==> flow/design.v <==
module ALU(Ain,Bin,ALUop,out,Z);
input [15:0] Ain, Bin;
input [1:0] ALUop;
output [15:0] out;
output Z;
assign out = (ALUop == 2'b00) ? (Ain + Bin) : (ALUop == 2'b01) ? (Ain - Bin) : (ALUop == 2'b10) ? (Ain & Bin) : (~Bin) ;
assign Z =  (out == 16'b0000000000000000) ?  1'b1 : 1'b0;
endmodule
module regfile(data_in,writenum,write,readnum,clk,data_out);
input [15:0] data_in;
input [2:0] writenum, readnum;
input write, clk;
output [15:0] data_out;
reg [15:0] R[7:0];  
reg [15:0] data_out;
always_ff @ (posedge clk)
begin 
if (write)  
    R[writenum] <= data_in;   
end  
assign data_out = R[readnum];  
endmodule
module shifter(in,shift,sout);
input [15:0] in;
input [1:0] shift;
output [15:0] sout;
reg [15:0] sout;
always_comb 
begin 
    if (shift == 2'b00)
        sout = in;
    else if (shift == 2'b01)
        sout = in << 1;
    else if (shift == 2'b10)
        sout = in >> 1;
    else if (shift == 2'b11)
    begin
      sout = in >> 1;
      sout[15] = in[15];
    end 
    else 
    sout = 16'bxxxxxxxxxxxxxxxx;
end 
endmodule
module datapath (clk, writenum, readnum, write, datapath_in, vsel, loada, loadb, loadc, shift, asel, bsel, ALUop, loads, Z_out, datapath_out);
input write, clk, loada, loadb, loadc, asel, bsel, loads, vsel;
input [1:0] ALUop, shift;
input [2:0] writenum, readnum;
input [15:0] datapath_in;
output Z_out;
output [15:0] datapath_out;
wire [15:0] data_in;
reg[15:0] aloaded, in;
wire [15:0] Bin, Ain;
reg Z_out;
reg [15:0] datapath_out;
wire [15:0] data_out, sout, out;
wire Z;
assign data_in = vsel ? datapath_in : datapath_out;  
regfile REGFILE(data_in, writenum, write, readnum, clk, data_out);  
always_ff @(posedge clk)  
begin
if (loada == 1) 
begin
 aloaded <= data_out ;
end
end 
always_ff @(posedge clk)  
begin
if (loadb == 1) 
begin
 in <= data_out ;
end
end 
shifter SHIFTER(in,shift,sout);
assign Bin = bsel ? ({11'b0, datapath_in[4:0]}) : sout ;  
assign Ain = asel ? (16'b0000000000000000) : aloaded ;
ALU alu(Ain,Bin,ALUop,out,Z);  
always_ff @(posedge clk)  
begin
if (loads == 1) 
begin
 Z_out <= Z ;
end
end 
always_ff @(posedge clk)  
begin
if (loadc == 1) 
begin
 datapath_out <= out ;
end
end 
endmodule 
## Step by step through the tools: datapath

The steps from the RTL of datapath to its reports follow in flow order.
Lines are those of the file above, counted from 1.
Library cell names are shortened.
The mark - stands for no value.

| inputs | value |
|---|---|
| top module | datapath |
| clock input | clk |
| cell library | sky130hd |
| corner | tt_025C_1v80 |

## After elaboration

Source: Yosys, flattened and elaborated, memories not mapped. Widths are those after wreduce; folded enables and synchronous resets count as part of the registers. Registers that Yosys merges into a memory's read port (data or address) are not register bits. Print and check cells do not count. Equal cells are merged and count once.
Memory sizes are those after Yosys's memory passes, which may raise the word count (mostly to a power of two), join words into wider ones and drop unused or constant bits.

| storage and ports | value |
|---|---|
| RAM bits | 128 |
| register bits after elaboration | 49 |
| word-level cells | 32 |
| input bits | 35 |
| output and inout bits | 17 |
| memories kept | 1 |

| operators by class | value |
|---|---|
| muxes and demuxes | 15 |
| reduce/logical cells | 3 |
| add/sub/neg operators | 2 |
| equality and inequality tests | 5 |
| bitwise logic cells | 2 |

Memories:

| memory | words | width | rd ports | wr ports | RTL line | text |
|---|---|---|---|---|---|---|
| REGFILE.R | 8 | 16 | 1 | 1 | 14 | `reg [15:0] R[7:0];` |

Operators with widths:

| operator | number |
|---|---|
| 2-to-1 mux 16 bit | 10 |
| adder 16 bit | 1 |
| subtractor 16 bit | 1 |
| bitwise AND 16 bit | 1 |
| NOT 16 bit | 1 |
| zero test 16 bit | 1 |
| 2-to-1 mux 15 bit | 1 |
| == test 2 bit with constant B | 3 |
| == test 2 x 1 -> 1 bit with constant B | 2 |
| zero test 2 bit | 2 |
| 2-to-1 mux 3 bit | 1 |
| 2-to-1 mux 1 bit | 3 |

## Depth

Yosys ltp: most cells in a row. Word level: on the elaborated netlist, between registers, memories and ports. Mapped: between sequential cells and ports; inverters and the memories' decode and read muxes count.

| depth | value |
|---|---|
| depth after elaboration | 12 |
| ABC_AREA | 0 |
| gate-level depth with buffers | 18 |
| mapped depth without buffers | 15 |

## Netlist

Source: synth_stat.txt of the flow (Yosys; design flattened, memories mapped). It holds for the ABC_AREA given above (unset counts as 0); a run with the other value may have another netlist.
Totals and module areas in this step are rounded.

Cell types:

| cell type | number | total area (µm²) |
|---|---|---|
| edfxtp_1 | 177 | 5.32E+03 |
| mux4_2 | 35 | 788.256 |
| mux2_2 | 37 | 416.65 |
| ha_1 | 29 | 362.848 |
| mux2i_1 | 19 | 190.182 |
| nor2_1 | 50 | 187.68 |
| a21oi_1 | 30 | 150.144 |
| nor2b_1 | 21 | 131.376 |
| nand2_1 | 33 | 123.869 |
| o21ai_0 | 23 | 115.11 |
| inv_1 | 27 | 101.347 |
| clkbuf_1 | 21 | 78.826 |
| nand3_1 | 15 | 75.072 |
| nor3_1 | 14 | 70.067 |
| xnor2_1 | 8 | 70.067 |
| nand2b_1 | 10 | 62.56 |
| o211ai_1 | 7 | 52.55 |
| a21o_1 | 6 | 45.043 |

Not listed: further types 50, cells in them 102.

| mapped netlist | value |
|---|---|
| synthesis area | 0.00919 mm² |
| buffers | 34 |
| mapped cells | 664 |
| area of sequential cells | 0.00532 mm² |
| flip-flops | 177 |

The figures by module come from a second, unflattened synthesis with its own total; it is not the netlist above.

| second synthesis, totals | value |
|---|---|
| cells (unflattened synthesis) | 688 |
| area (unflattened synthesis) | 0.00954 mm² |

Rows give one instance, submodules left out.

By module:

| module | cells | area (mm²) | seq. area (mm²) | instances |
|---|---|---|---|---|
| regfile | 198 | 0.00497 | 0.00384 | 1 |
| ALU | 336 | 0.00226 | 0 | 1 |
| datapath | 102 | 0.00197 | 0.00147 | 1 |
| shifter | 52 | 0.00034 | 0 | 1 |

## Path before layout

Source: OpenSTA report_checks on the synthesized netlist (no wires, ideal clock, input and output delay 20% of the period each), path of least setup slack; recovery checks are left aside. Register names are those of the netlist, which keeps one name where synthesis merged equal registers.

| path after synthesis | value |
|---|---|
| path kind | input port to flip-flop |
| start | in shift[0] |
| end | reg Z_out |
| path delay | 4.177 ns |
| clock period | 5.5 ns |
| launch time at the first pin | 1.100 ns |
| required time | 5.330 ns |
| arrival time | 5.107 ns |
| path slack | 0.223 ns |
| stages on the path | 16 |
| external input delay | 1.100 ns |
| library setup time | 0.170 ns |
| path buffers | 1 |
| synthesis period reached | 5.277 ns |

"path delay" = arrival - input delay + setup time.
"stages on the path" counts driving pins, that of a launching flip-flop among them; a cell with two outputs on the path counts twice.
"synthesis period reached" is the clock period less the worst setup slack; recovery checks do not enter. This is arithmetic on one report: input and output delays are still those of the set period (20% each).
The rows between start and end are the longest chain of elaborated cells between them; the timing report does not say that the signal goes this way. Where chains are equally long, one stands for them.
Each line given opens the expression or statement behind the cell; cells for indexed reads and writes are added by Yosys, which also makes memories of some case tables.

| between the ends, after synthesis | value |
|---|---|
| cell sequence | buf_6 or3b_4 a2bb2oi_2 ha_1 inv_1 fa_1 a21o_1 a311oi_1 o22ai_2 o41ai_2 o31ai_1 mux2_4 a211o_1 or4_1 or4_1 nor4_2 |
| length of the longest elaborated chain | 12 |
| elaborated cells on any way between the ends | 19 |
| RTL lines with such cells | 7 |
| classes of those cells | add/sub (2); eq/ne (3); mux (10); logic (2); reduce/logical (2) |

Ends and longest elaborated chain, after synthesis:

| element | RTL line | text |
|---|---|---|
| from (decl) | 47 | `input [1:0] ALUop, shift;` |
| == test 2 bit | 36 | `else if (shift == 2'b11)` |
| 2-to-1 mux 15 bit | 36 |  |
| 2-to-1 mux 16 bit | 34 | `else if (shift == 2'b10)` |
| 2-to-1 mux 16 bit | 32 | `else if (shift == 2'b01)` |
| 2-to-1 mux 16 bit | 30 | `if (shift == 2'b00)` |
| 2-to-1 mux 16 bit | 76 | `assign Bin = bsel ? ({11'b0, datapath_in[4:0]}) : sout ;` |
| NOT 16 bit | 6 | `assign out = (ALUop == 2'b00) ? (Ain + Bin) : (ALUop == 2'b01) ? (Ain - Bin) : (ALUop == 2'b10) ? (Ain & Bin) ...` |
| 2-to-1 mux 16 bit (3 in a row) | 6 |  |
| zero test 16 bit | 7 | `assign Z =  (out == 16'b0000000000000000) ?  1'b1 : 1'b0;` |
| 2-to-1 mux 1 bit | 7 |  |
| to (assign) | 83 | `Z_out <= Z ;` |
| to (decl) | 50 | `output Z_out;` |

Nets of the timed path that keep an RTL name, with a line that drives or declares them; the list need not be complete.

Named nets, after synthesis:

| net | RTL line |
|---|---|
| alu.out[12] | 6 |

## Worst path after layout

From the final timing report of flow run B: the path of least setup slack in the routed layout; clock arrival at registers is part of the times.

| path after layout | value |
|---|---|
| path kind | input port to flip-flop |
| start | in shift[0] |
| end | reg Z_out |
| path slack | -0.96 ns |
| path buffers | 2 |
| clock period | 3.65 ns |
| launch time at the first pin | 0.73 ns |
| library setup time | 0.17 ns |
| required time | 3.90 ns |
| external input delay | 0.73 ns |
| arrival time | 4.87 ns |
| stages on the path | 17 |

The rows between start and end are the longest chain of elaborated cells between them; the timing report does not say that the signal goes this way. Where chains are equally long, one stands for them.

| between the ends, after layout | value |
|---|---|
| cell sequence | buf_6 or3b_4 a2bb2oi_4 ha_2 inv_2 fa_2 a21o_1 a311oi_2 o22ai_2 o41ai_2 buf_4 o31ai_4 mux2_4 a211o_1 or4_1 or4_4 nor4_4 |
| length of the longest elaborated chain | 12 |
| elaborated cells on any way between the ends | 19 |
| RTL lines with such cells | 7 |
| classes of those cells | add/sub (2); eq/ne (3); mux (10); logic (2); reduce/logical (2) |

Ends and longest elaborated chain, after layout:

| element | RTL line | text |
|---|---|---|
| from (decl) | 47 | `input [1:0] ALUop, shift;` |
| == test 2 bit | 36 | `else if (shift == 2'b11)` |
| 2-to-1 mux 15 bit | 36 |  |
| 2-to-1 mux 16 bit | 34 | `else if (shift == 2'b10)` |
| 2-to-1 mux 16 bit | 32 | `else if (shift == 2'b01)` |
| 2-to-1 mux 16 bit | 30 | `if (shift == 2'b00)` |
| 2-to-1 mux 16 bit | 76 | `assign Bin = bsel ? ({11'b0, datapath_in[4:0]}) : sout ;` |
| NOT 16 bit | 6 | `assign out = (ALUop == 2'b00) ? (Ain + Bin) : (ALUop == 2'b01) ? (Ain - Bin) : (ALUop == 2'b10) ? (Ain & Bin) ...` |
| 2-to-1 mux 16 bit (3 in a row) | 6 |  |
| zero test 16 bit | 7 | `assign Z =  (out == 16'b0000000000000000) ?  1'b1 : 1'b0;` |
| 2-to-1 mux 1 bit | 7 |  |
| to (assign) | 83 | `Z_out <= Z ;` |
| to (decl) | 50 | `output Z_out;` |

Nets of the timed path that keep an RTL name, with a line that drives or declares them; the list need not be complete.

Named nets, after layout:

| net | RTL line |
|---|---|
| alu.out[12] | 6 |

Memo
Re: implementation data of datapath

Below are 6 stored runs of the flow (Yosys, OpenROAD; platform sky130hd) on datapath, each with its settings and what was measured, unordered. Constraints: input delay and output delay 20% of the set period each, output load 0.01 pF.
"period reached" means the clock period less the worst setup slack. The figure is calculated, with input and output delays left at 20% of the set period.
By "time used up by the worst setup path" is meant the share of the clock period that the worst setup path is allowed (20% is reserved at inputs, 20% at outputs), minus its slack. Clock arrival times at its registers enter into it.
By "power consumption" is meant OpenSTA's value without simulated activity: inputs other than the clock are taken to toggle once in ten clock periods, and the tool carries that through the logic.
Results are given in rounded form.

#### Flow run A

| setting | value |
|---|---|
| ABC_AREA | `1` |
| CAP_MARGIN | `30` |
| CELL_PAD_IN_SITES_DETAIL_PLACEMENT | `1` |
| CELL_PAD_IN_SITES_GLOBAL_PLACEMENT | `0` |
| CORE_ASPECT_RATIO | `0.66` |
| CORE_UTILIZATION | `61` |
| GPL_ROUTABILITY_DRIVEN | `0` |
| GPL_TIMING_DRIVEN | `0` |
| MAX_ROUTING_LAYER | `met4` |
| MIN_ROUTING_LAYER | `met2` |
| PLACE_DENSITY_LB_ADDON | `0.02` |
| SLEW_MARGIN | `20` |
| period_ns | `4.8` |
| CORE_MARGIN | `2` |

No results, routing failed with GRT-0116.

#### Flow run B

| setting | value |
|---|---|
| CELL_PAD_IN_SITES_GLOBAL_PLACEMENT | `0` |
| CORE_ASPECT_RATIO | `1.76` |
| CORE_UTILIZATION | `51` |
| CTS_CLUSTER_SIZE | `82` |
| MAX_ROUTING_LAYER | `met4` |
| PLACE_DENSITY | `0.65` |
| SLEW_MARGIN | `40` |
| TNS_END_PERCENT | `85` |
| period_ns | `3.65` |
| CAP_MARGIN | `20` |
| CORE_MARGIN | `2` |

| result | value |
|---|---|
| period reached | 4.613 ns |
| post-layout utilization | 67.9% |
| post-route setup TNS | -1.72 ns |
| area of the standard cells in the finished layout | 0.0121 mm² |
| power consumption | 0.00536 W |
| post-route worst hold slack | 0.717 ns |
| time used up by the worst setup path | 3.88 ns |
| worst path kind | input port to flip-flop |
| die footprint | 0.0192 mm² |
| post-synthesis cell area | 0.00919 mm² |
| lowest setup slack | -0.963 ns |

#### Flow run C

| setting | value |
|---|---|
| ABC_AREA | `0` |
| CAP_MARGIN | `30` |
| CELL_PAD_IN_SITES_GLOBAL_PLACEMENT | `1` |
| CORE_ASPECT_RATIO | `0.5` |
| CORE_UTILIZATION | `40` |
| CTS_CLUSTER_SIZE | `16` |
| GPL_ROUTABILITY_DRIVEN | `0` |
| MAX_ROUTING_LAYER | `met4` |
| MIN_ROUTING_LAYER | `met1` |
| period_ns | `5.09` |
| CORE_MARGIN | `2` |
| SLEW_MARGIN | `20` |

| result | value |
|---|---|
| period reached | 4.900 ns |
| post-layout utilization | 51.2% |
| post-route setup TNS | 0.000 ns |
| area of the standard cells in the finished layout | 0.0116 mm² |
| power consumption | 0.00384 W |
| post-route worst hold slack | 0.716 ns |
| time used up by the worst setup path | 3.88 ns |
| worst path kind | input port to flip-flop |
| die footprint | 0.0243 mm² |
| post-synthesis cell area | 0.00919 mm² |
| lowest setup slack | 0.190 ns |

#### Flow run D

| setting | value |
|---|---|
| ABC_AREA | `1` |
| CELL_PAD_IN_SITES_GLOBAL_PLACEMENT | `2` |
| CORE_ASPECT_RATIO | `1.43` |
| GPL_TIMING_DRIVEN | `0` |
| PLACE_DENSITY_LB_ADDON | `0.12` |
| SLEW_MARGIN | `40` |
| period_ns | `5.5` |
| CAP_MARGIN | `20` |
| CORE_MARGIN | `2` |
| CORE_UTILIZATION | `40` |

| result | value |
|---|---|
| period reached | 4.486 ns |
| post-layout utilization | 47.7% |
| post-route setup TNS | 0.000 ns |
| area of the standard cells in the finished layout | 0.0109 mm² |
| power consumption | 0.00347 W |
| post-route worst hold slack | 0.714 ns |
| time used up by the worst setup path | 3.39 ns |
| worst path kind | input port to flip-flop |
| die footprint | 0.0247 mm² |
| post-synthesis cell area | 0.00936 mm² |
| lowest setup slack | 1.01 ns |

#### Flow run E

| setting | value |
|---|---|
| CORE_UTILIZATION | `57` |
| period_ns | `5.29` |
| CAP_MARGIN | `20` |
| CORE_MARGIN | `2` |
| SLEW_MARGIN | `20` |

| result | value |
|---|---|
| period reached | 5.154 ns |
| post-layout utilization | 71.5% |
| post-route setup TNS | 0.000 ns |
| area of the standard cells in the finished layout | 0.0113 mm² |
| power consumption | 0.00357 W |
| post-route worst hold slack | 0.735 ns |
| time used up by the worst setup path | 4.10 ns |
| worst path kind | input port to flip-flop |
| die footprint | 0.0172 mm² |
| post-synthesis cell area | 0.00919 mm² |
| lowest setup slack | 0.136 ns |

#### Flow run F

| setting | value |
|---|---|
| ABC_AREA | `1` |
| CELL_PAD_IN_SITES_DETAIL_PLACEMENT | `1` |
| CELL_PAD_IN_SITES_GLOBAL_PLACEMENT | `2` |
| CORE_ASPECT_RATIO | `0.66` |
| CORE_UTILIZATION | `61` |
| GPL_TIMING_DRIVEN | `0` |
| MAX_ROUTING_LAYER | `met4` |
| PLACE_DENSITY_LB_ADDON | `0.12` |
| SLEW_MARGIN | `30` |
| period_ns | `4.8` |
| CAP_MARGIN | `20` |
| CORE_MARGIN | `2` |

No results, placement failed with FLW-0024.
